==> flow/design.v <==
module sort_reg #(parameter DATA_WIDTH =8)(
    input logic clk,
    input logic rst,
    input logic clr,
    input logic GT_in,
    input logic [DATA_WIDTH-1:0] data_in,
    input logic [DATA_WIDTH-1:0] prev_data,
    input logic data_rdy,
    output logic [DATA_WIDTH-1:0] data_out,
    output logic GT
);
logic [DATA_WIDTH-1:0] data_out_d;
logic [DATA_WIDTH-1:0] data_out_q;
assign GT = (data_in >data_out_q);
assign data_out = data_out_q;
always_ff@(posedge clk or posedge rst)begin
    if(rst)begin
        data_out_q <= 'b0;
    end else if(clr) begin
        data_out_q <= 'b0;
    end else begin
        data_out_q <= data_out_d;
    end
end
always_comb begin
    if(data_rdy) begin
        if(GT && GT_in)begin
            data_out_d = prev_data;
        end else if(GT && !GT_in) begin
            data_out_d = data_in;
        end else begin
            data_out_d = data_out_q;
        end
    end else begin
        data_out_d = data_out_q;
    end
end
endmodule
module median_calc #(parameter POPSIZE = 100,DATA_WIDTH = 8)(
    input logic clk,
    input logic rst,
    input logic [DATA_WIDTH-1:0] data_in,
    input logic data_rdy,
    output [DATA_WIDTH-1:0] median,
    output data_vld
);
logic [DATA_WIDTH-1:0] data_out_array[POPSIZE:0];
logic GT_array[POPSIZE:0];
logic [$clog2(POPSIZE):0] counter_d;
logic [$clog2(POPSIZE):0] counter_q;
logic [DATA_WIDTH-1:0] median_d;
logic [DATA_WIDTH-1:0] median_q;
logic data_vld_q;
logic data_vld_d;
logic reg_rst;
logic [DATA_WIDTH-1:0] data_in_d;
logic [DATA_WIDTH-1:0] data_in_q;
logic data_rdy_d;
logic data_rdy_q;
logic reg_rst_d;
logic reg_rst_q;
assign reg_rst = reg_rst_q;
assign data_rdy_d = data_rdy;
assign data_in_d = data_in;
assign GT_array[POPSIZE] = 0;
assign data_vld = data_vld_q;
assign median = median_q;
genvar i;
generate
  for (i = 0; i < POPSIZE; i++) begin : instance_gen
    if (i == 0) begin
      sort_reg #(
        .DATA_WIDTH(DATA_WIDTH)
      ) instance_0 (
        .clk(clk),
        .rst(rst),
        .clr(reg_rst),
        .GT_in(1'b0),
        .data_in(data_in),
        .prev_data('b0),
        .data_out(data_out_array[0]),
        .GT(GT_array[0]),
        .data_rdy(data_rdy)
      );
    end else begin
      sort_reg #(
        .DATA_WIDTH(DATA_WIDTH)
      ) instance_i (
        .clk(clk),
        .rst(rst),
        .clr(reg_rst),
        .GT_in(GT_array[i-1]),  
        .data_in(data_in),
        .prev_data(data_out_array[i-1]),  
        .data_out(data_out_array[i]),
        .GT(GT_array[i]),
        .data_rdy(data_rdy)
      );
    end
  end
endgenerate
always_ff@(posedge clk or posedge rst)begin
    if(rst)begin
        counter_q <= 'b0;
        median_q <= 'b0;
        data_vld_q <= 'b0;
        data_in_q <= 'b0;
        data_rdy_q <='b0;
        reg_rst_q <= 'b0;
    end else begin
        data_in_q <=data_in_d;
        data_rdy_q <=data_rdy_d;
        counter_q <= counter_d;
        median_q <= median_d;
        data_vld_q <= data_vld_d;
        reg_rst_q <= reg_rst_d;
    end
end
always_comb begin
    reg_rst_d = 'b0;
        data_vld_d = 'b0;
        counter_d = counter_q;
        median_d = median_q;
        if (counter_q == POPSIZE) begin
            median_d = (POPSIZE % 2 == 0) ? data_out_array[POPSIZE/2 - 1] : data_out_array[POPSIZE/2];
            reg_rst_d = 'b1;
            data_vld_d = 'b1;
            counter_d = 'b0;
        end else if(counter_q == 0) begin
            reg_rst_d ='b0;
        end
        if (data_rdy) begin
            counter_d = counter_q + 1;
        end
    end
endmodule
======== Tool chain data of median_calc ========
What the tools print for median_calc, step after step.
Lines are those of the file above, counted from 1.
Cell names lack the library's common part.
A cell with - has no value.
set-up
  top ..................................... median_calc
  clock ................................... clk
  cell library ............................ sky130hd
  library corner .......................... tt_025C_1v80

======== Word-level counts ========
Counts by Yosys on the flattened word-level netlist (proc, flatten, opt, wreduce). Print and check cells are left out. Cells with the same type and inputs are merged into one.
cells by class
  multipliers ............................. 0
  eq/ne operators ......................... 1
  shift operators ......................... 0
  bitwise operators ....................... 0
  reductions and logical operators ........ 249
  divide/modulo/power cells ............... 0
  add/sub/neg operators ................... 1
  multiplexer cells ....................... 202
  magnitude comparators ................... 50
operators by type and width
  kind                                            number
  two-way mux 8 bit                               201
  greater-than comparator 8 bit                   50
  nonzero test 3 bit                              49
  AND reduction 2 bit                             50
  logical AND 1 bit                               98
  zero test 1 bit                                 49
  adder 8 x 1 -> 8 bit (second input constant)    1
  == test 8 x 7 -> 1 bit (second input constant)  1
  nonzero test 2 bit                              3
  two-way mux 1 bit                               1
storage and ports
  latch bits .............................. 0
  bits in writable memories ............... 0
  memories ................................ 0
  ROM bits ................................ 0
  register bits after elaboration ......... 417
  bits of input ports ..................... 11
  clocked read ports x word width ......... 0
  cells after elaboration ................. 556

======== Logic depth ========
Depth = most cells in a row (Yosys ltp): at word level without a register or memory, in the mapped netlist without a sequential cell, where the memories' decode and read muxes count.
depth
  depth in word-level cells ............... 7
  ABC_AREA ................................ 0
  depth in mapped cells ................... 12

======== Netlist ========
The flow's flattened synthesis, as Yosys stat reports it; memories are mapped. The netlist is that of the ABC_AREA named above (0 if unset); the other value can give another one.
Totals and module areas in this step are rounded.
mapped netlist
  synthesis area .......................... 30300 um^2
  mapped flip-flops ....................... 417
  buffers ................................. 202
  area of sequential cells ................ 10400 um^2
  cell count .............................. 3070
cell types
  cell       number  total area (um^2)
  dfrtp_1    417     1.04E+04
  ha_1       402     5.03E+03
  mux2i_1    200     2001.92
  o2bb2ai_1  192     1.68E+03
  o221ai_1   184     1.61E+03
  inv_1      380     1.43E+03
  nand4b_1   160     1.4E+03
  nand3_1    210     1.05E+03
  nand4_1    141     882.096
  a21oi_1    163     815.782
  o211ai_1   57      427.91
  buf_2      81      405.389
  a21oi_4    24      390.374
  nor2b_1    49      306.544
  nand2_1    74      277.766
  clkbuf_1   67      251.491
  o32a_1     24      240.23
  a21o_1     29      217.709
Not listed: further types 33, cells in them 216.
By module: a second synthesis without flattening, with its own total; a netlist apart from the flattened one above.
unflattened totals
  cell total of the unflattened synthesis .. 3561
  area (unflattened synthesis) ............ 36000 um^2
Rows give one instance, submodules left out.
by module
  module                   area (um^2)  times used  cells  sequential area (um^2)
  sort_reg (DATA_WIDTH=8)  706          50          70     200
  median_calc              757          1           61     425

======== Worst setup path after synthesis ========
Source: OpenSTA report_checks on the synthesized netlist (no wires, ideal clock, input and output delay 20% of the period each), path of least setup slack; recovery checks are left aside. Register names are those of the netlist, which keeps one name where synthesis merged equal registers.
path post-synthesis
  kind .................................... input-to-reg
  from .................................... input data_in[0]
  to ...................................... register instance_gen[0].genblk1.instance_0.data_out_q[0]
  clock period ............................ 3.5 ns
  path slack .............................. -0.021 ns
  stages .................................. 12
  arrival time ............................ 3.400 ns
  input delay ............................. 0.700 ns
  path delay .............................. 2.821 ns
  synthesis period reached ................ 3.521 ns
"path delay" = arrival - input delay + setup time.
"stages" counts driving pins, that of a launching flip-flop among them; a cell with two outputs on the path counts twice.
"synthesis period reached" = period - worst setup slack (recovery checks aside). The figure is calculated, with input and output delays left at 20% of the set period.
Between the ends stands the longest chain of elaborated cells between them, by number of cells; it is not shown to be the way that was timed. Of several equally long chains one is given.
A line is the first line of the expression or statement that the cell stems from. Yosys adds cells for indexed reads and writes and turns some case tables into memories.
At most two assigning lines are given for a register; there are more.
on the way, post-synthesis
  cell sequence ........................... clkbuf_1 clkbuf_1 inv_1 ha_1 nor2b_4 o211ai_2 a21oi_1 o32a_1 buf_6 and2_4 buf_6 a22o_1
  length of the longest elaborated chain .. 4
ends and longest elaborated chain, post-synthesis
  item                           RTL line  text
  start, declared                42        input logic [DATA_WIDTH-1:0] data_in,
  greater-than comparator 8 bit  14        assign GT = (data_in >data_out_q);
  two-way mux 8 bit              29        end else if(GT && !GT_in) begin
  two-way mux 8 bit              26        if(data_rdy) begin
  two-way mux 8 bit              19        end else if(clr) begin
  end, assigned                  18        data_out_q <= 'b0;
  end, assigned                  22        data_out_q <= data_out_d;
  end, declared                  13        logic [DATA_WIDTH-1:0] data_out_q;

======== Timing after layout ========
Path of least setup slack in the final report of flow run A (OpenROAD, finished layout, wires in). Where an end is a register, its clock arrival counts in the times.
path after layout
  kind .................................... reg-to-output
  from .................................... register data_vld_q
  to ...................................... output data_vld
  path slack .............................. 0.71 ns
  stages .................................. 2
  arrival time ............................ 2.00 ns
  output delay ............................ 0.68 ns
  clock period ............................ 3.38 ns
on the way, after layout
  cell sequence ........................... dfrtp_4 clkdlybuf4s50_1
  length of the longest elaborated chain .. 0
ends and longest elaborated chain, after layout
  item             RTL line  text
  start, declared  53        logic data_vld_q;
  start, assigned  106       data_vld_q <= 'b0;
  start, assigned  115       data_vld_q <= data_vld_d;
  end, declared    45        output data_vld

Stored flow runs of median_calc (4 of them; Yosys, OpenROAD, sky130hd). They differ in their settings and are not a sequence. Constraints: input delay and output delay 20% of the set period each, output load 0.01 pF.
"period reached" = clock period - worst setup slack. The figure is calculated, with input and output delays left at 20% of the set period.
"worst path time": the worst setup path's part of the clock period (all of it between registers, 20% less for each end at a port) less its slack. A launch clock that arrives late makes it longer, a capture clock that arrives late makes it shorter.
"power" rests on the timing tool's default activity at the inputs, not on a simulated workload.
The results are shown rounded.

---- flow run A ----
settings
  CAP_MARGIN = 10
  CELL_PAD_IN_SITES_DETAIL_PLACEMENT = 1
  CELL_PAD_IN_SITES_GLOBAL_PLACEMENT = 2
  CORE_UTILIZATION = 27
  CTS_CLUSTER_DIAMETER = 75
  GPL_ROUTABILITY_DRIVEN = 0
  HOLD_SLACK_MARGIN = 0.12
  MAX_ROUTING_LAYER = met4
  PLACE_DENSITY = 0.6
  SETUP_SLACK_MARGIN = 0.3
  SLEW_MARGIN = 5
  period_ns = 3.38
  CORE_MARGIN = 2
results
  die outline area ........................ 115000 um^2
  smallest hold slack ..................... 0.477 ns
  chip area in the Yosys report ........... 30300 um^2
  standard-cell area of the final layout .. 35600 um^2
  power ................................... 30700 µW
  period reached .......................... 2.673 ns
  utilization in the final report ......... 32.1 %
  setup slack of the critical path ........ 0.707 ns
  worst path time ......................... 2.00 ns
  type of the worst setup path ............ reg-to-output
  setup TNS ............................... 0.000 ns

---- flow run B ----
settings
  ABC_AREA = 1
  CAP_MARGIN = 15
  CELL_PAD_IN_SITES_DETAIL_PLACEMENT = 0
  CELL_PAD_IN_SITES_GLOBAL_PLACEMENT = 2
  CORE_ASPECT_RATIO = 0.8
  CORE_MARGIN = 7
  CORE_UTILIZATION = 59
  CTS_CLUSTER_DIAMETER = 210
  GPL_ROUTABILITY_DRIVEN = 1
  GPL_TIMING_DRIVEN = 0
  MAX_ROUTING_LAYER = met5
  PLACE_DENSITY_LB_ADDON = 0.13
  SETUP_SLACK_MARGIN = 0.2
  TNS_END_PERCENT = 65
  period_ns = 4.53
  SLEW_MARGIN = 20
results
  did not finish, placement stopped with FLW-0024

---- flow run C ----
settings
  ABC_AREA = 1
  CAP_MARGIN = 35
  CELL_PAD_IN_SITES_DETAIL_PLACEMENT = 0
  CELL_PAD_IN_SITES_GLOBAL_PLACEMENT = 2
  CORE_MARGIN = 7
  CORE_UTILIZATION = 59
  CTS_CLUSTER_DIAMETER = 382
  GPL_ROUTABILITY_DRIVEN = 1
  GPL_TIMING_DRIVEN = 0
  HOLD_SLACK_MARGIN = 0.08
  MAX_ROUTING_LAYER = met5
  PLACE_DENSITY_LB_ADDON = 0.13
  SETUP_SLACK_MARGIN = 0.22
  TNS_END_PERCENT = 65
  period_ns = 2.59
  SLEW_MARGIN = 20
results
  did not finish, placement stopped with FLW-0024

---- flow run D ----
settings
  CELL_PAD_IN_SITES_DETAIL_PLACEMENT = 0
  CORE_UTILIZATION = 54
  CTS_CLUSTER_DIAMETER = 382
  GPL_ROUTABILITY_DRIVEN = 1
  GPL_TIMING_DRIVEN = 0
  MAX_ROUTING_LAYER = met5
  PLACE_DENSITY_LB_ADDON = 0.13
  SETUP_SLACK_MARGIN = 0.22
  TNS_END_PERCENT = 65
  period_ns = 2.59
  CAP_MARGIN = 20
  CORE_MARGIN = 2
  SLEW_MARGIN = 20
results
  smallest hold slack ..................... 0.312 ns
  setup TNS ............................... 0.000 ns
  chip area in the Yosys report ........... 30300 um^2
  standard-cell area of the final layout .. 34500 um^2
  die outline area ........................ 58000 um^2
  worst path time ......................... 1.80 ns
  type of the worst setup path ............ input-to-reg
  power ................................... 39100 µW
  period reached .......................... 2.313 ns
  setup slack of the critical path ........ 0.277 ns
  utilization in the final report ......... 62.4 %
